==> flow/design.v <==
`default_nettype none
module MagComp
  #(parameter WIDTH = 30)
  (output logic AltB, AeqB, AgtB,
   input logic [WIDTH-1:0] A,
   input logic [WIDTH-1:0] B);
  assign AltB= (A<B);
  assign AgtB= (A>B);
  assign AeqB= (A==B);
endmodule : MagComp
module Adder
  #(parameter WIDTH = 30)
  (output logic [WIDTH:0] S,
   input logic add,
   input logic [WIDTH-1:0] A,
   input logic [WIDTH-1:0] B);
  assign S = add ? A+B : A-B;
endmodule : Adder
module Multiplier
  #(parameter WIDTH = 30)
  (output logic [(WIDTH*2)-1:0] S,
   input logic [WIDTH-1:0] A,
   input logic [WIDTH-1:0] B);
  assign S = A*B;
endmodule : Multiplier
module Mux2to1
  #(parameter WIDTH = 30)
  (output logic [WIDTH-1:0]Y,
   input logic S,
   input logic [WIDTH-1:0]I0,
   input logic [WIDTH-1:0]I1);
  assign Y=S?I1:I0;
endmodule : Mux2to1
module Register
  #(parameter WIDTH = 3)
  (input logic [WIDTH-1:0] D,
   input logic en, clear,
   input logic clock,
   output logic [WIDTH-1:0] Q);
  always_ff @(posedge clock)
    if (clear)
      Q <= 0;
    else if (en)
      Q <= D;
    else
      Q <= Q;
endmodule: Register
module Counter
  #(parameter WIDTH = 4)
  (input logic clock,
   input logic clear,
   input logic en,
   output logic [WIDTH-1:0] Q);
  always_ff @(posedge clock) begin
    if (clear) begin
      Q <= 0;
    end
    else if (en) begin
      Q <= Q + 1'b1;
    end
    else begin
      Q <= Q;
    end
  end
endmodule: Counter
module Synchronizer
  (input logic async,
   input logic clock,
   output logic sync);
  logic tmp1, tmp2;
  assign tmp2 = tmp1;
  always_ff @(posedge clock)
    tmp1 <= async;
  always_ff @(posedge clock)
    sync <= tmp2;
endmodule : Synchronizer
module ShiftRegister_8_128 
  (input logic [7:0] data_in,
   input logic en,
   input logic clock, rst,
   output logic [127:0] Q);
  always_ff @(posedge clock) begin
    if (rst) begin
      Q <= 128'b0;
    end
    else if (en) begin
      Q <= {Q[119:0],data_in};
    end
    else begin
      Q <= Q;
    end
  end
endmodule : ShiftRegister_8_128
module ShiftRegister_6_96
  (input logic [5:0] data_in,
   input logic en,
   input logic clock, rst,
   output logic [95:0] Q);
  always_ff @(posedge clock) begin
    if (rst) begin
      Q <= 96'b0;
    end
    else if (en) begin
      Q <= {Q[89:0],data_in};
    end
    else begin
      Q <= Q;
    end
  end
endmodule : ShiftRegister_6_96
module ShiftRegister_48_96
  (input logic [47:0] data_in,
   input logic en,
   input logic clock, rst,
   output logic [95:0] Q);
  always_ff @(posedge clock) begin
    if (rst) begin
      Q <= 96'b0;
    end
    else if (en) begin
      Q <= {Q[47:0],data_in};
    end
    else begin
      Q <= Q;
    end
  end
endmodule : ShiftRegister_48_96
module edge_detector (
    input logic signal,
    input logic clk,
    output logic pulse
);
    logic tmp1;
    always_ff @(posedge clk) begin
        tmp1<=signal;
    end
    assign pulse = (~tmp1)& signal;
endmodule: edge_detector
module ShiftRegister_12_96
  (input logic [11:0] data_in,
   input logic en,
   input logic clock, rst,
   output logic [95:0] Q);
  always_ff @(posedge clock) begin
    if (rst) begin
      Q <= 96'b0;
    end
    else if (en) begin
      Q <= {Q[83:0],data_in};
    end
    else begin
      Q <= Q;
    end
  end
endmodule : ShiftRegister_12_96
module ShiftRegister_20_160
  (input logic [19:0] data_in,
   input logic en,
   input logic clock, rst,
   output logic [159:0] Q);
  always_ff @(posedge clock) begin
    if (rst) begin
      Q <= 160'b0;
    end
    else if (en) begin
      Q <= {Q[149:0],data_in};
    end
    else begin
      Q <= Q;
    end
  end
endmodule : ShiftRegister_20_160
module ShiftRegister_96_96
  (input logic [95:0] data_in,
   input logic en,
   input logic clock, rst,
   output logic [95:0] Q);
  always_ff @(posedge clock) begin
    if (rst) begin
      Q <= 96'b0;
    end
    else if (en) begin
      Q <= data_in;
    end
    else begin
      Q <= Q;
    end
  end
endmodule : ShiftRegister_96_96
module ShiftRegister_160_160
  (input logic [159:0] data_in,
   input logic en,
   input logic clock, rst,
   output logic [159:0] Q);
  always_ff @(posedge clock) begin
    if (rst) begin
      Q <= 160'b0;
    end
    else if (en) begin
      Q <= data_in;
    end
    else begin
      Q <= Q;
    end
  end
endmodule : ShiftRegister_160_160
module ShiftRegister_80_160
  (input logic [79:0] data_in,
   input logic en,
   input logic clock, rst,
   output logic [159:0] Q);
  always_ff @(posedge clock) begin
    if (rst) begin
      Q <= 160'b0;
    end
    else if (en) begin
      Q <= {Q[79:0],data_in};
    end
    else begin
      Q <= Q;
    end
  end
endmodule : ShiftRegister_80_160
module ShiftRegister_40_160
  (input logic [39:0] data_in,
   input logic en,
   input logic clock, rst,
   output logic [159:0] Q);
  always_ff @(posedge clock) begin
    if (rst) begin
      Q <= 160'b0;
    end
    else if (en) begin
      Q <= {Q[119:0],data_in};
    end
    else begin
      Q <= Q;
    end
  end
endmodule : ShiftRegister_40_160
`default_nettype none
module Add_Path(input logic [63:0] mat_A, mat_B,
                input logic clk, rst, add_en,
                input logic sign,
                output logic [159:0] mat_out,
                output logic finish);
    logic shift_en;
    logic [19:0] shift_in;
    logic [4:0] add1_out, add2_out;
    logic [3:0] add1_in1, add1_in2, add2_in1, add2_in2;
    Adder #(4) add1 (.S(add1_out), .add(~sign), .A(add1_in1), .B(add1_in2));
    Adder #(4) add2 (.S(add2_out), .add(~sign), .A(add2_in1), .B(add2_in2));
    assign shift_in[19:10] = {5'b0, add1_out};
    assign shift_in[9:0] = {5'b0, add2_out};
    ShiftRegister_20_160 shift1 (.data_in(shift_in), .en(shift_en), .clock(clk), .rst(rst), .Q(mat_out));
    add_fsm fsm (.mat_A(mat_A), .mat_B(mat_B), .clk(clk), .rst(rst), .add_en(add_en),
                 .add1_in1(add1_in1), .add1_in2(add1_in2), .add2_in1(add2_in1), .add2_in2(add2_in2),
                 .shift_en(shift_en), .finish(finish));
endmodule : Add_Path
module add_fsm (input logic [63:0] mat_A, mat_B,
                input logic clk, rst, add_en,
                output logic [3:0] add1_in1, add1_in2, add2_in1, add2_in2,
                output logic shift_en, finish);
    logic [3:0] mat_A_1, mat_A_2, mat_A_3, mat_A_4;
    logic [3:0] mat_A_5, mat_A_6, mat_A_7, mat_A_8;
    logic [3:0] mat_A_9, mat_A_10, mat_A_11, mat_A_12;
    logic [3:0] mat_A_13, mat_A_14, mat_A_15, mat_A_16;
    logic [3:0] mat_B_1, mat_B_2, mat_B_3, mat_B_4;
    logic [3:0] mat_B_5, mat_B_6, mat_B_7, mat_B_8;
    logic [3:0] mat_B_9, mat_B_10, mat_B_11, mat_B_12;
    logic [3:0] mat_B_13, mat_B_14, mat_B_15, mat_B_16;
    assign mat_A_1 = mat_A[63:60];
    assign mat_A_2 = mat_A[59:56];
    assign mat_A_3 = mat_A[55:52];
    assign mat_A_4 = mat_A[51:48];
    assign mat_A_5 = mat_A[47:44];
    assign mat_A_6 = mat_A[43:40];
    assign mat_A_7 = mat_A[39:36];
    assign mat_A_8 = mat_A[35:32];
    assign mat_A_9 = mat_A[31:28];
    assign mat_A_10 = mat_A[27:24];
    assign mat_A_11 = mat_A[23:20];
    assign mat_A_12 = mat_A[19:16];
    assign mat_A_13 = mat_A[15:12];
    assign mat_A_14 = mat_A[11:8];
    assign mat_A_15 = mat_A[7:4];
    assign mat_A_16 = mat_A[3:0];
    assign mat_B_1 = mat_B[63:60];
    assign mat_B_2 = mat_B[59:56];
    assign mat_B_3 = mat_B[55:52];
    assign mat_B_4 = mat_B[51:48];
    assign mat_B_5 = mat_B[47:44];
    assign mat_B_6 = mat_B[43:40];
    assign mat_B_7 = mat_B[39:36];
    assign mat_B_8 = mat_B[35:32];
    assign mat_B_9 = mat_B[31:28];
    assign mat_B_10 = mat_B[27:24];
    assign mat_B_11 = mat_B[23:20];
    assign mat_B_12 = mat_B[19:16];
    assign mat_B_13 = mat_B[15:12];
    assign mat_B_14 = mat_B[11:8];
    assign mat_B_15 = mat_B[7:4];
    assign mat_B_16 = mat_B[3:0];
    enum logic [3:0] {S,A1,A2,A3,A4,A5,A6,A7,A8,E} cur_state, n_state;
    always_comb begin
        case(cur_state)
            S: begin
                add1_in1 = 4'b0;
                add1_in2 = 4'b0;
                add2_in1 = 4'b0;
                add2_in2 = 4'b0;
                shift_en = 1'b0;
                finish = 1'b0;
                if(add_en) begin
                    n_state = A1;
                end
                else begin
                    n_state = S;
                end
            end
            A1: begin
                add1_in1 = mat_A_1;
                add1_in2 = mat_B_1;
                add2_in1 = mat_A_2;
                add2_in2 = mat_B_2;
                shift_en = 1'b1;
                finish = 1'b0;
                n_state = A2;
            end
            A2: begin
                add1_in1 = mat_A_3;
                add1_in2 = mat_B_3;
                add2_in1 = mat_A_4;
                add2_in2 = mat_B_4;
                shift_en = 1'b1;
                finish = 1'b0;
                n_state = A3;
            end
            A3: begin
                add1_in1 = mat_A_5;
                add1_in2 = mat_B_5;
                add2_in1 = mat_A_6;
                add2_in2 = mat_B_6;
                shift_en = 1'b1;
                finish = 1'b0;
                n_state = A4;
            end
            A4: begin
                add1_in1 = mat_A_7;
                add1_in2 = mat_B_7;
                add2_in1 = mat_A_8;
                add2_in2 = mat_B_8;
                shift_en = 1'b1;
                finish = 1'b0;
                n_state = A5;
            end
            A5: begin
                add1_in1 = mat_A_9;
                add1_in2 = mat_B_9;
                add2_in1 = mat_A_10;
                add2_in2 = mat_B_10;
                shift_en = 1'b1;
                finish = 1'b0;
                n_state = A6;
            end
            A6: begin
                add1_in1 = mat_A_11;
                add1_in2 = mat_B_11;
                add2_in1 = mat_A_12;
                add2_in2 = mat_B_12;
                shift_en = 1'b1;
                finish = 1'b0;
                n_state = A7;
            end
            A7: begin
                add1_in1 = mat_A_13;
                add1_in2 = mat_B_13;
                add2_in1 = mat_A_14;
                add2_in2 = mat_B_14;
                shift_en = 1'b1;
                finish = 1'b0;
                n_state = A8;
            end
            A8: begin
                add1_in1 = mat_A_15;
                add1_in2 = mat_B_15;
                add2_in1 = mat_A_16;
                add2_in2 = mat_B_16;
                shift_en = 1'b1;
                finish = 1'b0;
                n_state = E;
            end
            E: begin
                add1_in1 = 4'b0;
                add1_in2 = 4'b0;
                add2_in1 = 4'b0;
                add2_in2 = 4'b0;
                shift_en = 1'b0;
                finish = 1'b1;
                n_state = E;
            end
            default: begin
                add1_in1 = 4'b0;
                add1_in2 = 4'b0;
                add2_in1 = 4'b0;
                add2_in2 = 4'b0;
                shift_en = 1'b0;
                finish = 1'b0;
                n_state = S;
            end
        endcase
    end
    always_ff @(posedge clk) begin
        if(rst)
            cur_state <= S;
        else
            cur_state <= n_state;
    end
endmodule : add_fsm
`default_nettype none
module Multiply_Path(input logic [63:0] mat_A, mat_B,
                     input logic clk, rst, mult_en,
                     output logic [159:0] mat_out,
                     output logic finish);
    logic [3:0] mult1_in1, mult1_in2;
    logic [7:0] mult1_out;
    logic [3:0] mult2_in1, mult2_in2;
    logic [7:0] mult2_out;
    logic [3:0] mult3_in1, mult3_in2;
    logic [7:0] mult3_out;
    logic [3:0] mult4_in1, mult4_in2;
    logic [7:0] mult4_out;
    logic [3:0] mult5_in1, mult5_in2;
    logic [7:0] mult5_out;
    logic [3:0] mult6_in1, mult6_in2;
    logic [7:0] mult6_out;
    logic [3:0] mult7_in1, mult7_in2;
    logic [7:0] mult7_out;
    logic [3:0] mult8_in1, mult8_in2;
    logic [7:0] mult8_out;
    logic [7:0] add_in1, add_in2, add_in3, add_in4;
    logic [9:0] add_out;
    logic [7:0] add_in5, add_in6, add_in7, add_in8;
    logic [9:0] add_out2;
    logic layer_1_en, layer_2_en;
    Multiplier #(4) mult1(.S(mult1_out),
                          .A(mult1_in1),
                          .B(mult1_in2));
    Multiplier #(4) mult2(.S(mult2_out),
                          .A(mult2_in1),
                          .B(mult2_in2));
    Multiplier #(4) mult3(.S(mult3_out),
                          .A(mult3_in1),
                          .B(mult3_in2));
    Multiplier #(4) mult4(.S(mult4_out),
                          .A(mult4_in1),
                          .B(mult4_in2));
    Multiplier #(4) mult5(.S(mult5_out),
                          .A(mult5_in1),
                          .B(mult5_in2));
    Multiplier #(4) mult6(.S(mult6_out),
                          .A(mult6_in1),
                          .B(mult6_in2));
    Multiplier #(4) mult7(.S(mult7_out),
                          .A(mult7_in1),
                          .B(mult7_in2));
    Multiplier #(4) mult8(.S(mult8_out),
                          .A(mult8_in1),
                          .B(mult8_in2));
    Register #(32) layer_1_reg(.D({mult1_out, mult2_out, mult3_out, mult4_out}),
                               .en(layer_1_en),
                               .clock(clk),
                               .clear(rst),
                               .Q({add_in1, add_in2, add_in3, add_in4}));
    Register #(32) layer_1_2_reg(.D({mult5_out, mult6_out, mult7_out, mult8_out}),
                                 .en(layer_1_en),
                                 .clock(clk),
                                 .clear(rst),
                                 .Q({add_in5, add_in6, add_in7, add_in8}));
    assign add_out = add_in1 + add_in2 + add_in3 + add_in4;
    assign add_out2 = add_in5 + add_in6 + add_in7 + add_in8;
    ShiftRegister_20_160 shift_register(.data_in({add_out, add_out2}),
                                      .en(layer_2_en),
                                      .clock(clk),
                                      .rst(rst),
                                      .Q(mat_out));
    mult_fsm fsm(.mat_A(mat_A),
                 .mat_B(mat_B),
                 .clk(clk),
                 .rst(rst),
                 .mult_en(mult_en),
                 .mult1_in1(mult1_in1),
                 .mult1_in2(mult1_in2),
                 .mult2_in1(mult2_in1),
                 .mult2_in2(mult2_in2),
                 .mult3_in1(mult3_in1),
                 .mult3_in2(mult3_in2),
                 .mult4_in1(mult4_in1),
                 .mult4_in2(mult4_in2),
                 .mult5_in1(mult5_in1),
                 .mult5_in2(mult5_in2),
                 .mult6_in1(mult6_in1),
                 .mult6_in2(mult6_in2),
                 .mult7_in1(mult7_in1),
                 .mult7_in2(mult7_in2),
                 .mult8_in1(mult8_in1),
                 .mult8_in2(mult8_in2),
                 .layer_1_en(layer_1_en),
                 .layer_2_en(layer_2_en),
                 .finish(finish));
endmodule : Multiply_Path
module mult_fsm(input logic [63:0] mat_A, mat_B,
                input logic clk, rst, mult_en,
                output logic [3:0] mult1_in1, mult1_in2,
                output logic [3:0] mult2_in1, mult2_in2,
                output logic [3:0] mult3_in1, mult3_in2,
                output logic [3:0] mult4_in1, mult4_in2,
                output logic [3:0] mult5_in1, mult5_in2,
                output logic [3:0] mult6_in1, mult6_in2,
                output logic [3:0] mult7_in1, mult7_in2,
                output logic [3:0] mult8_in1, mult8_in2,
                output logic layer_1_en, layer_2_en, finish);
    logic [3:0] mat_A_1, mat_A_2, mat_A_3, mat_A_4;
    logic [3:0] mat_A_5, mat_A_6, mat_A_7, mat_A_8;
    logic [3:0] mat_A_9, mat_A_10, mat_A_11, mat_A_12;
    logic [3:0] mat_A_13, mat_A_14, mat_A_15, mat_A_16;
    logic [3:0] mat_B_1, mat_B_2, mat_B_3, mat_B_4;
    logic [3:0] mat_B_5, mat_B_6, mat_B_7, mat_B_8;
    logic [3:0] mat_B_9, mat_B_10, mat_B_11, mat_B_12;
    logic [3:0] mat_B_13, mat_B_14, mat_B_15, mat_B_16;
    assign mat_A_1 = mat_A[63:60];
    assign mat_A_2 = mat_A[59:56];
    assign mat_A_3 = mat_A[55:52];
    assign mat_A_4 = mat_A[51:48];
    assign mat_A_5 = mat_A[47:44];
    assign mat_A_6 = mat_A[43:40];
    assign mat_A_7 = mat_A[39:36];
    assign mat_A_8 = mat_A[35:32];
    assign mat_A_9 = mat_A[31:28];
    assign mat_A_10 = mat_A[27:24];
    assign mat_A_11 = mat_A[23:20];
    assign mat_A_12 = mat_A[19:16];
    assign mat_A_13 = mat_A[15:12];
    assign mat_A_14 = mat_A[11:8];
    assign mat_A_15 = mat_A[7:4];
    assign mat_A_16 = mat_A[3:0];
    assign mat_B_1 = mat_B[63:60];
    assign mat_B_2 = mat_B[59:56];
    assign mat_B_3 = mat_B[55:52];
    assign mat_B_4 = mat_B[51:48];
    assign mat_B_5 = mat_B[47:44];
    assign mat_B_6 = mat_B[43:40];
    assign mat_B_7 = mat_B[39:36];
    assign mat_B_8 = mat_B[35:32];
    assign mat_B_9 = mat_B[31:28];
    assign mat_B_10 = mat_B[27:24];
    assign mat_B_11 = mat_B[23:20];
    assign mat_B_12 = mat_B[19:16];
    assign mat_B_13 = mat_B[15:12];
    assign mat_B_14 = mat_B[11:8];
    assign mat_B_15 = mat_B[7:4];
    assign mat_B_16 = mat_B[3:0];
    enum logic [4:0] {S,M1,M2A1,M3A2,M4A3,M5A4,M6A5,M7A6,M8A7,A8,E} cur_state, n_state;
    always_comb begin
        case(cur_state)
            S: begin
                mult1_in1 = 4'b0;
                mult1_in2 = 4'b0;
                mult2_in1 = 4'b0;
                mult2_in2 = 4'b0;
                mult3_in1 = 4'b0;
                mult3_in2 = 4'b0;
                mult4_in1 = 4'b0;
                mult4_in2 = 4'b0;
                mult5_in1 = 4'b0;
                mult5_in2 = 4'b0;
                mult6_in1 = 4'b0;
                mult6_in2 = 4'b0;
                mult7_in1 = 4'b0;
                mult7_in2 = 4'b0;
                mult8_in1 = 4'b0;
                mult8_in2 = 4'b0;
                layer_1_en = 1'b0;
                layer_2_en = 1'b0;
                finish = 1'b0;
                if(mult_en)
                    n_state = M1;
                else
                    n_state = S;
            end
            M1: begin
                mult1_in1 = mat_A_1;
                mult1_in2 = mat_B_1;
                mult2_in1 = mat_A_2;
                mult2_in2 = mat_B_5;
                mult3_in1 = mat_A_3;
                mult3_in2 = mat_B_9;
                mult4_in1 = mat_A_4;
                mult4_in2 = mat_B_13;
                mult5_in1 = mat_A_1;
                mult5_in2 = mat_B_2;
                mult6_in1 = mat_A_2;
                mult6_in2 = mat_B_6;
                mult7_in1 = mat_A_3;
                mult7_in2 = mat_B_10;
                mult8_in1 = mat_A_4;
                mult8_in2 = mat_B_14;
                layer_1_en = 1'b1;
                layer_2_en = 1'b0;
                finish = 1'b0;
                n_state = M2A1;
            end
            M2A1: begin
                mult1_in1 = mat_A_1;
                mult1_in2 = mat_B_3;
                mult2_in1 = mat_A_2;
                mult2_in2 = mat_B_7;
                mult3_in1 = mat_A_3;
                mult3_in2 = mat_B_11;
                mult4_in1 = mat_A_4;
                mult4_in2 = mat_B_15;
                mult5_in1 = mat_A_1;
                mult5_in2 = mat_B_4;
                mult6_in1 = mat_A_2;
                mult6_in2 = mat_B_8;
                mult7_in1 = mat_A_3;
                mult7_in2 = mat_B_12;
                mult8_in1 = mat_A_4;
                mult8_in2 = mat_B_16;
                layer_1_en = 1'b1;
                layer_2_en = 1'b1;
                finish = 1'b0;
                n_state = M3A2;
            end
            M3A2: begin
                mult1_in1 = mat_A_5;
                mult1_in2 = mat_B_1;
                mult2_in1 = mat_A_6;
                mult2_in2 = mat_B_5;
                mult3_in1 = mat_A_7;
                mult3_in2 = mat_B_9;
                mult4_in1 = mat_A_8;
                mult4_in2 = mat_B_13;
                mult5_in1 = mat_A_5;
                mult5_in2 = mat_B_2;
                mult6_in1 = mat_A_6;
                mult6_in2 = mat_B_6;
                mult7_in1 = mat_A_7;
                mult7_in2 = mat_B_10;
                mult8_in1 = mat_A_8;
                mult8_in2 = mat_B_14;
                layer_1_en = 1'b1;
                layer_2_en = 1'b1;
                finish = 1'b0;
                n_state = M4A3;
            end
            M4A3: begin
                mult1_in1 = mat_A_5;
                mult1_in2 = mat_B_3;
                mult2_in1 = mat_A_6;
                mult2_in2 = mat_B_7;
                mult3_in1 = mat_A_7;
                mult3_in2 = mat_B_11;
                mult4_in1 = mat_A_8;
                mult4_in2 = mat_B_15;
                mult5_in1 = mat_A_5;
                mult5_in2 = mat_B_4;
                mult6_in1 = mat_A_6;
                mult6_in2 = mat_B_8;
                mult7_in1 = mat_A_7;
                mult7_in2 = mat_B_12;
                mult8_in1 = mat_A_8;
                mult8_in2 = mat_B_16;
                layer_1_en = 1'b1;
                layer_2_en = 1'b1;
                finish = 1'b0;
                n_state = M5A4;
            end
            M5A4: begin
                mult1_in1 = mat_A_9;
                mult1_in2 = mat_B_1;
                mult2_in1 = mat_A_10;
                mult2_in2 = mat_B_5;
                mult3_in1 = mat_A_11;
                mult3_in2 = mat_B_9;
                mult4_in1 = mat_A_12;
                mult4_in2 = mat_B_13;
                mult5_in1 = mat_A_9;
                mult5_in2 = mat_B_2;
                mult6_in1 = mat_A_10;
                mult6_in2 = mat_B_6;
                mult7_in1 = mat_A_11;
                mult7_in2 = mat_B_10;
                mult8_in1 = mat_A_12;
                mult8_in2 = mat_B_14;
                layer_1_en = 1'b1;
                layer_2_en = 1'b1;
                finish = 1'b0;
                n_state = M6A5;
            end
            M6A5: begin
                mult1_in1 = mat_A_9;
                mult1_in2 = mat_B_3;
                mult2_in1 = mat_A_10;
                mult2_in2 = mat_B_7;
                mult3_in1 = mat_A_11;
                mult3_in2 = mat_B_11;
                mult4_in1 = mat_A_12;
                mult4_in2 = mat_B_15;
                mult5_in1 = mat_A_9;
                mult5_in2 = mat_B_4;
                mult6_in1 = mat_A_10;
                mult6_in2 = mat_B_8;
                mult7_in1 = mat_A_11;
                mult7_in2 = mat_B_12;
                mult8_in1 = mat_A_12;
                mult8_in2 = mat_B_16;
                layer_1_en = 1'b1;
                layer_2_en = 1'b1;
                finish = 1'b0;
                n_state = M7A6;
            end
            M7A6: begin
                mult1_in1 = mat_A_13;
                mult1_in2 = mat_B_1;
                mult2_in1 = mat_A_14;
                mult2_in2 = mat_B_5;
                mult3_in1 = mat_A_15;
                mult3_in2 = mat_B_9;
                mult4_in1 = mat_A_16;
                mult4_in2 = mat_B_13;
                mult5_in1 = mat_A_13;
                mult5_in2 = mat_B_2;
                mult6_in1 = mat_A_14;
                mult6_in2 = mat_B_6;
                mult7_in1 = mat_A_15;
                mult7_in2 = mat_B_10;
                mult8_in1 = mat_A_16;
                mult8_in2 = mat_B_14;
                layer_1_en = 1'b1;
                layer_2_en = 1'b1;
                finish = 1'b0;
                n_state = M8A7;
            end
            M8A7: begin
                mult1_in1 = mat_A_13;
                mult1_in2 = mat_B_3;
                mult2_in1 = mat_A_14;
                mult2_in2 = mat_B_7;
                mult3_in1 = mat_A_15;
                mult3_in2 = mat_B_11;
                mult4_in1 = mat_A_16;
                mult4_in2 = mat_B_15;
                mult5_in1 = mat_A_13;
                mult5_in2 = mat_B_4;
                mult6_in1 = mat_A_14;
                mult6_in2 = mat_B_8;
                mult7_in1 = mat_A_15;
                mult7_in2 = mat_B_12;
                mult8_in1 = mat_A_16;
                mult8_in2 = mat_B_16;
                layer_1_en = 1'b1;
                layer_2_en = 1'b1;
                finish = 1'b0;
                n_state = A8;
            end
            A8: begin
                mult1_in1 = 4'b0;
                mult1_in2 = 4'b0;
                mult2_in1 = 4'b0;
                mult2_in2 = 4'b0;
                mult3_in1 = 4'b0;
                mult3_in2 = 4'b0;
                mult4_in1 = 4'b0;
                mult4_in2 = 4'b0;
                mult5_in1 = 4'b0;
                mult5_in2 = 4'b0;
                mult6_in1 = 4'b0;
                mult6_in2 = 4'b0;
                mult7_in1 = 4'b0;
                mult7_in2 = 4'b0;
                mult8_in1 = 4'b0;
                mult8_in2 = 4'b0;
                layer_1_en = 1'b0;
                layer_2_en = 1'b1;
                finish = 1'b0;
                n_state = E;
            end
            E: begin
                mult1_in1 = 4'b0;
                mult1_in2 = 4'b0;
                mult2_in1 = 4'b0;
                mult2_in2 = 4'b0;
                mult3_in1 = 4'b0;
                mult3_in2 = 4'b0;
                mult4_in1 = 4'b0;
                mult4_in2 = 4'b0;
                mult5_in1 = 4'b0;
                mult5_in2 = 4'b0;
                mult6_in1 = 4'b0;
                mult6_in2 = 4'b0;
                mult7_in1 = 4'b0;
                mult7_in2 = 4'b0;
                mult8_in1 = 4'b0;
                mult8_in2 = 4'b0;
                layer_1_en = 1'b0;
                layer_2_en = 1'b0;
                finish = 1'b1;
                n_state = E;
            end
            default: begin
                mult1_in1 = 4'b0;
                mult1_in2 = 4'b0;
                mult2_in1 = 4'b0;
                mult2_in2 = 4'b0;
                mult3_in1 = 4'b0;
                mult3_in2 = 4'b0;
                mult4_in1 = 4'b0;
                mult4_in2 = 4'b0;
                mult5_in1 = 4'b0;
                mult5_in2 = 4'b0;
                mult6_in1 = 4'b0;
                mult6_in2 = 4'b0;
                mult7_in1 = 4'b0;
                mult7_in2 = 4'b0;
                mult8_in1 = 4'b0;
                mult8_in2 = 4'b0;
                layer_1_en = 1'b0;
                layer_2_en = 1'b0;
                finish = 1'b0;
                n_state = S;
            end
        endcase
    end
    always_ff @(posedge clk) begin
        if(rst)
            cur_state <= S;
        else
            cur_state <= n_state;
    end
endmodule : mult_fsm
`default_nettype none
module Matrix_Calculator 
    (input logic [7:0] data_in,
     input logic enter, sw,
     input logic [1:0] operation,
     input logic clk, rst,
     output logic [4:0] data_out,
     output logic finish, error,
     output logic [3:0] index);
    logic input_en;
    logic[127:0] input_matrix;
    logic[1:0] input_op;
    logic[159:0] add_output, mul_output;
    logic[159:0] selected_output;
    logic[63:0] input_matrix_A, input_matrix_B;
    logic add_en, mul_en;
    logic add_finish, mul_finish;
    logic switch_pulse, enter_pulse;
    assign input_matrix_A = input_matrix[127:64];
    assign input_matrix_B = input_matrix[63:0];
    ShiftRegister_8_128 shift_register(.data_in(data_in),
                                      .en(enter_pulse && input_en),
                                      .clock(clk),
                                      .rst(rst),
                                      .Q(input_matrix));
    Register #(2) op_reg(.D(operation),
                         .en(enter_pulse && input_en),
                         .clock(clk),
                         .clear(rst),
                         .Q(input_op));
    Mux2to1 #(160) output_mux(.Y(selected_output),
                             .I1(add_output),
                             .I0(mul_output),
                             .S(input_op[1]));
    matrix_calc_fsm fsm(.clk(clk),
                        .rst(rst),
                        .enter(enter_pulse),
                        .add_finish(add_finish),
                        .mul_finish(mul_finish),
                        .finish(finish),
                        .input_op(input_op),
                        .input_en(input_en),
                        .error(error),
                        .mul_en(mul_en),
                        .add_en(add_en));
    Add_Path add_logic(.mat_A(input_matrix_A),
                       .mat_B(input_matrix_B),
                       .clk(clk),
                       .rst(rst),
                       .add_en(add_en),
                       .sign(input_op[0]),
                       .mat_out(add_output),
                       .finish(add_finish));
    Multiply_Path mul_logic(.mat_A(input_matrix_A),
                            .mat_B(input_matrix_B),
                            .clk(clk),
                            .rst(rst),
                            .mult_en(mul_en),
                            .mat_out(mul_output),
                            .finish(mul_finish));
    edge_detector sw_de(.clk(clk),
                        .signal(sw),
                        .pulse(switch_pulse));
    edge_detector ed_de(.clk(clk),
                        .signal(enter),
                        .pulse(enter_pulse));
    logic [4:0] index_count;
    Counter #(5) index_counter(.clock(clk),
                               .clear(rst),
                               .en(finish && switch_pulse),
                               .Q(index_count));
    assign index = index_count[4:1];
    always_comb begin
        case(index_count)
            5'b0000_0: data_out = selected_output[159:155];
            5'b0000_1: data_out = selected_output[154:150];
            5'b0001_0: data_out = selected_output[149:145];
            5'b0001_1: data_out = selected_output[144:140];
            5'b0010_0: data_out = selected_output[139:135];
            5'b0010_1: data_out = selected_output[134:130];
            5'b0011_0: data_out = selected_output[129:125];
            5'b0011_1: data_out = selected_output[124:120];
            5'b0100_0: data_out = selected_output[119:115];
            5'b0100_1: data_out = selected_output[114:110];
            5'b0101_0: data_out = selected_output[109:105];
            5'b0101_1: data_out = selected_output[104:100];
            5'b0110_0: data_out = selected_output[99:95];
            5'b0110_1: data_out = selected_output[94:90];
            5'b0111_0: data_out = selected_output[89:85];
            5'b0111_1: data_out = selected_output[84:80];
            5'b1000_0: data_out = selected_output[79:75];
            5'b1000_1: data_out = selected_output[74:70];
            5'b1001_0: data_out = selected_output[69:65];
            5'b1001_1: data_out = selected_output[64:60];
            5'b1010_0: data_out = selected_output[59:55];
            5'b1010_1: data_out = selected_output[54:50];
            5'b1011_0: data_out = selected_output[49:45];
            5'b1011_1: data_out = selected_output[44:40];
            5'b1100_0: data_out = selected_output[39:35];
            5'b1100_1: data_out = selected_output[34:30];
            5'b1101_0: data_out = selected_output[29:25];
            5'b1101_1: data_out = selected_output[24:20];
            5'b1110_0: data_out = selected_output[19:15];
            5'b1110_1: data_out = selected_output[14:10];
            5'b1111_0: data_out = selected_output[9:5];
            5'b1111_1: data_out = selected_output[4:0];
            default: data_out = 5'b0;
        endcase
    end
endmodule : Matrix_Calculator
module matrix_calc_fsm (input logic clk, rst,
                        input logic enter,
                        input logic [1:0] input_op,
                        input logic add_finish, mul_finish,
                        output logic finish,
                        output logic input_en, error,
                        output logic mul_en, add_en);
    enum logic [4:0] {S,S1,S2,S3,S4,S5,S6,S7,S8,
                      S9,S10,S11,S12,S13,S14,S15,S16,
                      M,A,E,F} cur_state, n_state;
    always_comb begin
        case(cur_state)
            S: begin
                input_en = 1'b1;
                error = 1'b0;
                mul_en = 1'b0;
                add_en = 1'b0;
                finish = 1'b0;
                if(enter) begin
                    n_state = S1;
                end
                else begin
                    n_state = S;
                end
            end
            S1: begin
                input_en = 1'b1;
                error = 1'b0;
                mul_en = 1'b0;
                add_en = 1'b0;
                finish = 1'b0;
                if(enter) begin
                    n_state = S2;
                end
                else begin
                    n_state = S1;
                end
            end
            S2: begin
                input_en = 1'b1;
                error = 1'b0;
                mul_en = 1'b0;
                add_en = 1'b0;
                finish = 1'b0;
                if(enter) begin
                    n_state = S3;
                end
                else begin
                    n_state = S2;
                end
            end
            S3: begin
                input_en = 1'b1;
                error = 1'b0;
                mul_en = 1'b0;
                add_en = 1'b0;
                finish = 1'b0;
                if(enter) begin
                    n_state = S4;
                end
                else begin
                    n_state = S3;
                end
            end
            S4: begin
                input_en = 1'b1;
                error = 1'b0;
                mul_en = 1'b0;
                add_en = 1'b0;
                finish = 1'b0;
                if(enter) begin
                    n_state = S5;
                end
                else begin
                    n_state = S4;
                end
            end
            S5: begin
                input_en = 1'b1;
                error = 1'b0;
                mul_en = 1'b0;
                add_en = 1'b0;
                finish = 1'b0;
                if(enter) begin
                    n_state = S6;
                end
                else begin
                    n_state = S5;
                end
            end
            S6: begin
                input_en = 1'b1;
                error = 1'b0;
                mul_en = 1'b0;
                add_en = 1'b0;
                finish = 1'b0;
                if(enter) begin
                    n_state = S7;
                end
                else begin
                    n_state = S6;
                end
            end
            S7: begin
                input_en = 1'b1;
                error = 1'b0;
                mul_en = 1'b0;
                add_en = 1'b0;
                finish = 1'b0;
                if(enter) begin
                    n_state = S8;
                end
                else begin
                    n_state = S7;
                end
            end
            S8: begin
                input_en = 1'b1;
                error = 1'b0;
                mul_en = 1'b0;
                add_en = 1'b0;
                finish = 1'b0;
                if(enter) begin
                    n_state = S9;
                end
                else begin
                    n_state = S8;
                end
            end
            S9: begin
                input_en = 1'b1;
                error = 1'b0;
                mul_en = 1'b0;
                add_en = 1'b0;
                finish = 1'b0;
                if(enter) begin
                    n_state = S10;
                end
                else begin
                    n_state = S9;
                end
            end
            S10: begin
                input_en = 1'b1;
                error = 1'b0;
                mul_en = 1'b0;
                add_en = 1'b0;
                finish = 1'b0;
                if(enter) begin
                    n_state = S11;
                end
                else begin
                    n_state = S10;
                end
            end
            S11: begin
                input_en = 1'b1;
                error = 1'b0;
                mul_en = 1'b0;
                add_en = 1'b0;
                finish = 1'b0;
                if(enter) begin
                    n_state = S12;
                end
                else begin
                    n_state = S11;
                end
            end
            S12: begin
                input_en = 1'b1;
                error = 1'b0;
                mul_en = 1'b0;
                add_en = 1'b0;
                finish = 1'b0;
                if(enter) begin
                    n_state = S13;
                end
                else begin
                    n_state = S12;
                end
            end
            S13: begin
                input_en = 1'b1;
                error = 1'b0;
                mul_en = 1'b0;
                add_en = 1'b0;
                finish = 1'b0;
                if(enter) begin
                    n_state = S14;
                end
                else begin
                    n_state = S13;
                end
            end
            S14: begin
                input_en = 1'b1;
                error = 1'b0;
                mul_en = 1'b0;
                add_en = 1'b0;
                finish = 1'b0;
                if(enter) begin
                    n_state = S15;
                end
                else begin
                    n_state = S14;
                end
            end
            S15: begin
                input_en = 1'b1;
                error = 1'b0;
                mul_en = 1'b0;
                add_en = 1'b0;
                finish = 1'b0;
                if(enter) begin
                    n_state = S16;
                end
                else begin
                    n_state = S15;
                end
            end
            S16: begin
                input_en = 1'b0;
                mul_en = 1'b0;
                add_en = 1'b0;
                finish = 1'b0;
                if (input_op == 2'b00) begin
                    n_state = M;
                    error = 1'b0;
                    mul_en = 1'b1;
                end
                else if (input_op[1] == 1'b1) begin
                    n_state = A;
                    error = 1'b0;
                    add_en = 1'b1;
                end
                else begin
                    n_state = F;
                    error = 1'b1;
                end
            end
            F: begin
                input_en = 1'b0;
                error = 1'b1;
                mul_en = 1'b0;
                add_en = 1'b0;
                finish = 1'b0;
                n_state = F;
            end
            M: begin
                input_en = 1'b0;
                mul_en = 1'b0;
                add_en = 1'b0;
                error = 1'b0;
                if (mul_finish) begin
                    n_state = E;
                    finish = 1'b1;
                end
                else begin
                    n_state = M;
                    finish = 1'b0;
                end
            end
            A: begin
                input_en = 1'b0;
                mul_en = 1'b0;
                add_en = 1'b0;
                error = 1'b0;
                if (add_finish) begin
                    n_state = E;
                    finish = 1'b1;
                end
                else begin
                    n_state = A;
                    finish = 1'b0;
                end
            end
            E: begin
                input_en = 1'b0;
                mul_en = 1'b0;
                add_en = 1'b0;
                error = 1'b0;
                finish = 1'b1;
                n_state = E;
            end
            default: begin
                input_en = 1'b0;
                mul_en = 1'b0;
                add_en = 1'b0;
                error = 1'b0;
                finish = 1'b0;
                n_state = S;
            end
        endcase
    end
    always_ff @(posedge clk) begin
        if(rst)
            cur_state <= S;
        else
            cur_state <= n_state;
    end
endmodule : matrix_calc_fsm
`default_nettype none
module my_chip (
    input logic [11:0] io_in,  
    output logic [11:0] io_out,  
    input logic clock,
    input logic reset  
);
    logic [7:0] data_in;
    logic enter, sw;
    logic rst;
    logic [1:0] operation;
    logic [4:0] data_out;
    logic finish, error;
    logic [3:0] index;
    Synchronizer sync1(.async(io_in[0]), .clock(clock), .sync(data_in[0]));
    Synchronizer sync2(.async(io_in[1]), .clock(clock), .sync(data_in[1]));
    Synchronizer sync3(.async(io_in[2]), .clock(clock), .sync(data_in[2]));
    Synchronizer sync4(.async(io_in[3]), .clock(clock), .sync(data_in[3]));
    Synchronizer sync5(.async(io_in[4]), .clock(clock), .sync(data_in[4]));
    Synchronizer sync6(.async(io_in[5]), .clock(clock), .sync(data_in[5]));
    Synchronizer sync7(.async(io_in[6]), .clock(clock), .sync(data_in[6]));
    Synchronizer sync8(.async(io_in[7]), .clock(clock), .sync(data_in[7]));
    Synchronizer sync9(.async(io_in[8]), .clock(clock), .sync(enter));
    Synchronizer sync10(.async(io_in[9]), .clock(clock), .sync(sw));
    Synchronizer sync11(.async(io_in[10]), .clock(clock), .sync(operation[0]));
    Synchronizer sync12(.async(io_in[11]), .clock(clock), .sync(operation[1]));
    Synchronizer sync13(.async(reset), .clock(clock), .sync(rst));
    assign io_out[4:0] = data_out[4:0];
    assign io_out[5] = finish;
    assign io_out[6] = error;
    assign io_out[10:7] = index[3:0];
    assign io_out[11] = 1'b0;
    Matrix_Calculator matrix_calculator(.data_in(data_in),
                                        .enter(enter),
                                        .sw(sw),
                                        .operation(operation), 
                                        .clk(clock), 
                                        .rst(rst), 
                                        .data_out(data_out), 
                                        .finish(finish), 
                                        .error(error), 
                                        .index(index));
endmodule
Wiki page: my_chip / tool data

### From RTL to reports: my_chip

Tool output for the design above before and after an edit, in the order of the flow.
"before" refers to lines of the RTL above, "after" to lines of the edited file.
"difference": "after" minus "before" as printed here. "relative change": 100 x difference / "before".
Operators: Yosys type, input widths -> output width; for muxes data width and select width s.
Cell names lack the library's common part.
The mark - stands for no value.

| inputs | value |
|---|---|
| design top | my_chip |
| clock | clock |
| library | sky130hd |
| corner | tt_025C_1v80 |

### Diff

The edit as a unified diff against the file above.
This change comes from a script, not from a designer. The edited design behaves differently; no optimisation was intended.

```diff
@@ -70,6 +70,5 @@
   logic tmp1, tmp2;
   assign tmp2 = tmp1;
-  always_ff @(posedge clock)
-    tmp1 <= async;
+  always_comb tmp1 = async;
   always_ff @(posedge clock)
     sync <= tmp2;
```

### Word level

Counts by Yosys on the flattened word-level netlist (proc, flatten, opt, wreduce; memories kept). Register bits leave out memories and registers merged into their read ports (data or address); mux counts leave out enables and synchronous resets folded into registers. Print and check cells are left out.

Storage and ports:

| what | before | after | difference | relative change (%) |
|---|---|---|---|---|
| bits in registers | 481 | 468 | -13 | -2.70 |
| input bits | 14 | 14 | 0 | 0.00 |
| output and inout bits | 12 | 12 | 0 | 0.00 |
| elaborated cells | 212 | 199 | -13 | -6.13 |

Cells by class:

| what | before | after | difference | relative change (%) |
|---|---|---|---|---|
| $mul | 8 | 8 | 0 | 0.00 |
| add/subtract/negate cells | 11 | 11 | 0 | 0.00 |
| mux-type cells | 62 | 62 | 0 | 0.00 |
| eq/ne operators | 70 | 70 | 0 | 0.00 |
| bitwise logic cells | 4 | 4 | 0 | 0.00 |
| reduce/logical cells | 19 | 19 | 0 | 0.00 |

Operators with widths:

| operator | before | after | difference | relative change (%) |
|---|---|---|---|---|
| $mux 1 | 26 | 26 | 0 | 0.00 |
| $eq 5x5->1 const B | 21 | 21 | 0 | 0.00 |
| $eq 5x4->1 const B | 19 | 19 | 0 | 0.00 |
| $eq 5x3->1 const B | 12 | 12 | 0 | 0.00 |
| $mul 4x4->8 | 8 | 8 | 0 | 0.00 |
| $pmux 4 s2 | 8 | 8 | 0 | 0.00 |
| $eq 5x2->1 const B | 6 | 6 | 0 | 0.00 |
| $reduce_or 2->1 | 6 | 6 | 0 | 0.00 |
| $mux 2 | 5 | 5 | 0 | 0.00 |
| $eq 4x3->1 const B | 4 | 4 | 0 | 0.00 |
| $mux 3 | 4 | 4 | 0 | 0.00 |
| $pmux 4 s4 | 4 | 4 | 0 | 0.00 |
| $pmux 4 s8 | 4 | 4 | 0 | 0.00 |
| $eq 5x1->1 const B | 3 | 3 | 0 | 0.00 |
| $logic_not 5->1 | 3 | 3 | 0 | 0.00 |
| $mux 5 | 3 | 3 | 0 | 0.00 |
| $reduce_or 8->1 | 3 | 3 | 0 | 0.00 |
| $add 10x8->10 | 2 | 2 | 0 | 0.00 |
| $add 4x4->5 | 2 | 2 | 0 | 0.00 |
| $add 8x8->9 | 2 | 2 | 0 | 0.00 |
| $add 9x8->10 | 2 | 2 | 0 | 0.00 |
| $and 1x1->1 | 2 | 2 | 0 | 0.00 |
| $eq 4x2->1 const B | 2 | 2 | 0 | 0.00 |
| $eq 4x4->1 const B | 2 | 2 | 0 | 0.00 |
| $logic_and 1x1->1 | 2 | 2 | 0 | 0.00 |
| $not 1->1 | 2 | 2 | 0 | 0.00 |
| $reduce_or 4->1 | 2 | 2 | 0 | 0.00 |
| $sub 4x4->5 | 2 | 2 | 0 | 0.00 |

The list need not be complete.

### Logic depth

Depth = most cells in a row (Yosys ltp): at word level without a register or memory, in the mapped netlist without a sequential cell, where the memories' decode and read muxes count.

Logic depth:

| what | before | after | difference | relative change (%) |
|---|---|---|---|---|
| depth in word-level cells | 5 | 5 | 0 | 0.00 |
| ABC_AREA | 0 | 0 | - | - |
| gate-level depth with buffers | 17 | 17 | 0 | 0.00 |
| depth with buffers taken out | 15 | 15 | 0 | 0.00 |

### Mapped cells and area

The flow's flattened synthesis, as Yosys stat reports it; memories are mapped. The netlist is that of the ABC_AREA named above (0 if unset); the other value can give another one.

Cell types:

| cell | before | after | difference | relative change (%) |
|---|---|---|---|---|
| dfxtp_1 | 509 | 496 | -13 | -2.55 |
| a211oi_1 | 10 | 22 | +12 | +120.00 |
| nand2_1 | 888 | 877 | -11 | -1.24 |
| a211oi_2 | 10 | 0 | -10 | -100.00 |
| buf_2 | 38 | 47 | +9 | +23.68 |
| o21ai_0 | 36 | 28 | -8 | -22.22 |
| a22oi_1 | 120 | 113 | -7 | -5.83 |
| mux2i_1 | 40 | 47 | +7 | +17.50 |
| a222oi_1 | 9 | 2 | -7 | -77.78 |
| clkbuf_1 | 153 | 147 | -6 | -3.92 |
| a221oi_1 | 17 | 23 | +6 | +35.29 |
| a32oi_1 | 1 | 6 | +5 | +500.00 |
| or4_1 | 11 | 15 | +4 | +36.36 |
| nand3b_1 | 5 | 1 | -4 | -80.00 |
| a221o_1 | 1 | 5 | +4 | +400.00 |
| inv_1 | 67 | 70 | +3 | +4.48 |
| nand3_1 | 28 | 31 | +3 | +10.71 |
| buf_1 | 16 | 13 | -3 | -18.75 |

The list need not be complete.

Synthesis totals:

| what | before | after | difference | relative change (%) |
|---|---|---|---|---|
| mapped area (um2) | 25430.6 | 25224.2 | -206.4 | -0.81 |
| sequential part of the area (um2) | 10189.8 | 9929.5 | -260.3 | -2.55 |
| buffer cells | 230 | 231 | +1 | +0.43 |
| flip-flops | 509 | 496 | -13 | -2.55 |
| standard cells after synthesis | 3131 | 3126 | -5 | -0.16 |

The figures by module come from a second, unflattened synthesis with its own total; it is not the netlist above.

Second synthesis, totals:

| what | before | after | difference | relative change (%) |
|---|---|---|---|---|
| cells (unflattened synthesis) | 3171 | 3158 | -13 | -0.41 |
| area (unflattened synthesis) (um2) | 32023.2 | 31763.0 | -260.2 | -0.81 |

Each row is one instance without its submodules.

Modules, before:

| module | area (um2) | times used | seq. area (um2) | cells |
|---|---|---|---|---|
| ShiftRegister_20_160 | 5693.0 | 2 | 3203.1 | 516 |
| ShiftRegister_8_128 | 4652.0 | 1 | 2562.5 | 412 |
| Multiplier (WIDTH=4) | 447.9 | 8 | 0.0 | 51 |
| Mux2to1 (WIDTH=160) | 2342.2 | 1 | 0.0 | 178 |
| Register (WIDTH=32) | 1163.6 | 2 | 640.6 | 103 |
| Matrix_Calculator | 1745.4 | 1 | 0.0 | 256 |
| Multiply_Path | 1542.7 | 1 | 0.0 | 185 |
| mult_fsm | 1300.0 | 1 | 220.2 | 185 |
| add_fsm | 1016.0 | 1 | 200.2 | 123 |
| matrix_calc_fsm | 800.8 | 1 | 420.4 | 76 |
| Synchronizer | 40.0 | 13 | 40.0 | 2 |
| Adder (WIDTH=4) | 195.2 | 2 | 0.0 | 23 |
| Counter (WIDTH=5) | 247.7 | 1 | 100.1 | 22 |
| Register (WIDTH=2) | 67.6 | 1 | 40.0 | 6 |

before: Further modules, not shown: 3.

Modules, after:

| module | area (um2) | times used | seq. area (um2) | cells |
|---|---|---|---|---|
| ShiftRegister_20_160 | 5693.0 | 2 | 3203.1 | 516 |
| ShiftRegister_8_128 | 4652.0 | 1 | 2562.5 | 412 |
| Multiplier (WIDTH=4) | 447.9 | 8 | 0.0 | 51 |
| Mux2to1 (WIDTH=160) | 2342.2 | 1 | 0.0 | 178 |
| Register (WIDTH=32) | 1163.6 | 2 | 640.6 | 103 |
| Matrix_Calculator | 1745.4 | 1 | 0.0 | 256 |
| Multiply_Path | 1542.7 | 1 | 0.0 | 185 |
| mult_fsm | 1300.0 | 1 | 220.2 | 185 |
| add_fsm | 1016.0 | 1 | 200.2 | 123 |
| matrix_calc_fsm | 800.8 | 1 | 420.4 | 76 |
| Adder (WIDTH=4) | 195.2 | 2 | 0.0 | 23 |
| Synchronizer | 20.0 | 13 | 20.0 | 1 |
| Counter (WIDTH=5) | 247.7 | 1 | 100.1 | 22 |
| Register (WIDTH=2) | 67.6 | 1 | 40.0 | 6 |

after: Further modules, not shown: 3.

### Worst setup path after synthesis

Path of least setup slack by OpenSTA after synthesis, without wires, with an ideal clock, recovery checks aside; 20% of the period is set as input and as output delay. Where synthesis merged equal registers, the netlist keeps one of their names.

Timing path post-synthesis:

| what | before | after | difference | relative change (%) |
|---|---|---|---|---|
| kind | reg-to-output | reg-to-output | - | - |
| start | register matrix_calculator.index_counter.Q[2] | register matrix_calculator.index_counter.Q[1] | - | - |
| end | output io_out[3] | output io_out[1] | - | - |
| external output delay (ns) | 2.000 | 2.000 | 0.000 | 0.00 |
| required time (ns) | 8.000 | 8.000 | 0.000 | 0.00 |
| delay of the path (ns) | 2.149 | 2.589 | +0.440 | +20.47 |
| stages | 11 | 11 | 0 | 0.00 |
| data arrival time (ns) | 2.149 | 2.589 | +0.440 | +20.47 |
| launch time at the first pin (ns) | 0.000 | 0.000 | 0.000 | - |
| slack (ns) | 5.851 | 5.411 | -0.440 | - |
| buffers on the path | 3 | 2 | -1 | -33.33 |
| clock period (ns) | 10.0 | 10.0 | 0.0 | 0.00 |
| synthesis period reached (ns) | 4.149 | 4.589 | +0.440 | +10.60 |

"delay of the path" is the arrival time less input delay plus setup time.
A path that ends at an output port has no setup time.
"stages": output pins that drive a net of the path, with the launching flip-flop's if there is one; two outputs of one cell count as two.
"synthesis period reached" = period - worst setup slack (recovery checks aside). The figure is calculated, with input and output delays left at 20% of the set period.
The rows between start and end are the longest chain of elaborated cells between them; the timing report does not say that the signal goes this way. Where chains are equally long, one stands for them.
A line is the first line of the expression or statement that the cell stems from. Yosys adds cells for indexed reads and writes and turns some case tables into memories.
At most two assigning lines are given for a register; there are more.

| between the ends, post-synthesis, before | value |
|---|---|
| cells stage by stage | dfxtp_1 buf_2 buf_1 nand2_1 nor2_1 ha_1 clkbuf_1 a221oi_1 o211ai_1 a222oi_1 o2111ai_1 |
| length of the longest elaborated chain | 2 |
| elaborated cells on any way between the ends | 33 |
| source lines of those cells | 1 |
| those cells by class | eq/ne (31); mux (1); reduce/logical (1) |

Ends and longest elaborated chain, post-synthesis, before:

| what | line | RTL |
|---|---|---|
| from (decl) | 53 | `output logic [WIDTH-1:0] Q);` |
| from (assign) | 56 | `Q <= 0;` |
| from (assign) | 59 | `Q <= Q + 1'b1;` |
| $eq 5x5->1 | 915 | `case(index_count)` |
| $pmux 5 s32 | 915 |  |
| to (decl) | 1256 | `output logic [11:0] io_out,` |

| between the ends, post-synthesis, after | value |
|---|---|
| cells stage by stage | dfxtp_1 ha_1 buf_2 inv_1 nor3_1 ha_1 clkbuf_1 a221oi_1 o211ai_1 a221o_1 or4_1 |
| length of the longest elaborated chain | 2 |
| elaborated cells on any way between the ends | 33 |
| source lines of those cells | 1 |
| those cells by class | eq/ne (31); mux (1); reduce/logical (1) |

Ends and longest elaborated chain, post-synthesis, after:

| what | line | RTL |
|---|---|---|
| from (decl) | 53 | `output logic [WIDTH-1:0] Q);` |
| from (assign) | 56 | `Q <= 0;` |
| from (assign) | 59 | `Q <= Q + 1'b1;` |
| $eq 5x5->1 | 914 | `case(index_count)` |
| $pmux 5 s32 | 914 |  |
| to (decl) | 1255 | `output logic [11:0] io_out,` |

### Worst path after layout

Path of least setup slack in the final report of the runs of set A (OpenROAD, finished layout, wires in). Where an end is a register, its clock arrival counts in the times.

Timing path after layout:

| what | before | after | difference | relative change (%) |
|---|---|---|---|---|
| kind | reg-to-output | reg-to-output | - | - |
| start | register matrix_calculator.index_counter.Q[4] | register matrix_calculator.index_counter.Q[0] | - | - |
| end | output io_out[3] | output io_out[1] | - | - |
| required time (ns) | 5.49 | 5.49 | 0.00 | 0.00 |
| buffers on the path | 1 | 1 | 0 | 0.00 |
| clock period (ns) | 6.86 | 6.86 | 0.00 | 0.00 |
| external output delay (ns) | 1.37 | 1.37 | 0.00 | 0.00 |
| launch time at the first pin (ns) | 0.61 | 0.62 | +0.01 | +1.64 |
| slack (ns) | 1.09 | 1.08 | -0.01 | - |
| stages | 9 | 11 | +2 | +22.22 |
| data arrival time (ns) | 4.40 | 4.41 | +0.01 | +0.23 |

The rows between start and end are the longest chain of elaborated cells between them; the timing report does not say that the signal goes this way. Where chains are equally long, one stands for them.
At most two assigning lines are given for a register; there are more.

| between the ends, after layout, before | value |
|---|---|
| cells stage by stage | dfxtp_1 clkinv_1 ha_1 nor4_1 o311ai_0 a211oi_1 a222oi_1 o2111ai_1 clkdlybuf4s50_1 |
| length of the longest elaborated chain | 2 |
| elaborated cells on any way between the ends | 33 |
| source lines of those cells | 1 |
| those cells by class | eq/ne (31); mux (1); reduce/logical (1) |

Ends and longest elaborated chain, after layout, before:

| what | line | RTL |
|---|---|---|
| from (decl) | 53 | `output logic [WIDTH-1:0] Q);` |
| from (assign) | 56 | `Q <= 0;` |
| from (assign) | 59 | `Q <= Q + 1'b1;` |
| $eq 5x5->1 | 915 | `case(index_count)` |
| $pmux 5 s32 | 915 |  |
| to (decl) | 1256 | `output logic [11:0] io_out,` |

| between the ends, after layout, after | value |
|---|---|
| cells stage by stage | dfxtp_1 ha_1 inv_1 nor3_1 ha_1 or3_1 a221oi_1 nand4_1 nor2_1 or4_1 clkdlybuf4s50_1 |
| length of the longest elaborated chain | 2 |
| elaborated cells on any way between the ends | 33 |
| source lines of those cells | 1 |
| those cells by class | eq/ne (31); mux (1); reduce/logical (1) |

Ends and longest elaborated chain, after layout, after:

| what | line | RTL |
|---|---|---|
| from (decl) | 53 | `output logic [WIDTH-1:0] Q);` |
| from (assign) | 56 | `Q <= 0;` |
| from (assign) | 59 | `Q <= Q + 1'b1;` |
| $eq 5x5->1 | 914 | `case(index_count)` |
| $pmux 5 s32 | 914 |  |
| to (decl) | 1255 | `output logic [11:0] io_out,` |

### Layout results

Both versions went through the flow (Yosys, OpenROAD) with the same settings in each pair. Constraints: input delay and output delay 20% of the set period each, output load 0.01 pF.

| flow settings, set A | value |
|---|---|
| period_ns | 6.86 |
| CAP_MARGIN | 20 |
| CORE_MARGIN | 2 |
| CORE_UTILIZATION | 40 |
| SLEW_MARGIN | 20 |

Final reports, set A:

| what | before | after | difference | relative change (%) |
|---|---|---|---|---|
| mapped cell area after synthesis (um2) | 25430.6 | 25224.2 | -206.4 | -0.81 |
| overall die area (um2) | 65610.3 | 65086.2 | -524.1 | -0.80 |
| achieved clock period (ns) | 5.768 | 5.781 | +0.013 | +0.23 |
| setup slack of the worst path (ns) | 1.092 | 1.079 | -0.013 | - |
| total power after layout (mW) | 6.331 | 6.038 | -0.293 | -4.63 |
| post-layout utilization (%) | 44.6 | 44.2 | -0.4 | - |
| post-route setup TNS (ns) | 0.000 | 0.000 | 0.000 | - |
| standard-cell area after layout (um2) | 28090.7 | 27730.3 | -360.4 | -1.28 |

| flow settings, set B | value |
|---|---|
| ABC_AREA | 1 |
| CAP_MARGIN | 30 |
| CORE_MARGIN | 8 |
| CORE_UTILIZATION | 36 |
| MAX_ROUTING_LAYER | met4 |
| PLACE_DENSITY | 0.75 |
| SETUP_SLACK_MARGIN | 0.7 |
| SLEW_MARGIN | 25 |
| period_ns | 10.7 |

Final reports, set B:

| what | before | after | difference | relative change (%) |
|---|---|---|---|---|
| mapped cell area after synthesis (um2) | 26783.2 | 26399.1 | -384.1 | -1.43 |
| overall die area (um2) | 83382.3 | 82251.4 | -1130.9 | -1.36 |
| achieved clock period (ns) | 5.625 | 5.638 | +0.013 | +0.23 |
| setup slack of the worst path (ns) | 5.075 | 5.062 | -0.013 | - |
| total power after layout (mW) | 3.970 | 3.867 | -0.103 | -2.59 |
| post-layout utilization (%) | 39.5 | 39.5 | 0.0 | - |
| post-route setup TNS (ns) | 0.000 | 0.000 | 0.000 | - |
| standard-cell area after layout (um2) | 29225.5 | 28801.4 | -424.1 | -1.45 |

"achieved clock period": clock period set for the run, less the worst setup slack. It is reckoned from that one timing run; input and output delays stay at 20% of the period that was set.
"total power after layout": no workload was simulated; the value follows from the tool's default switching activity.
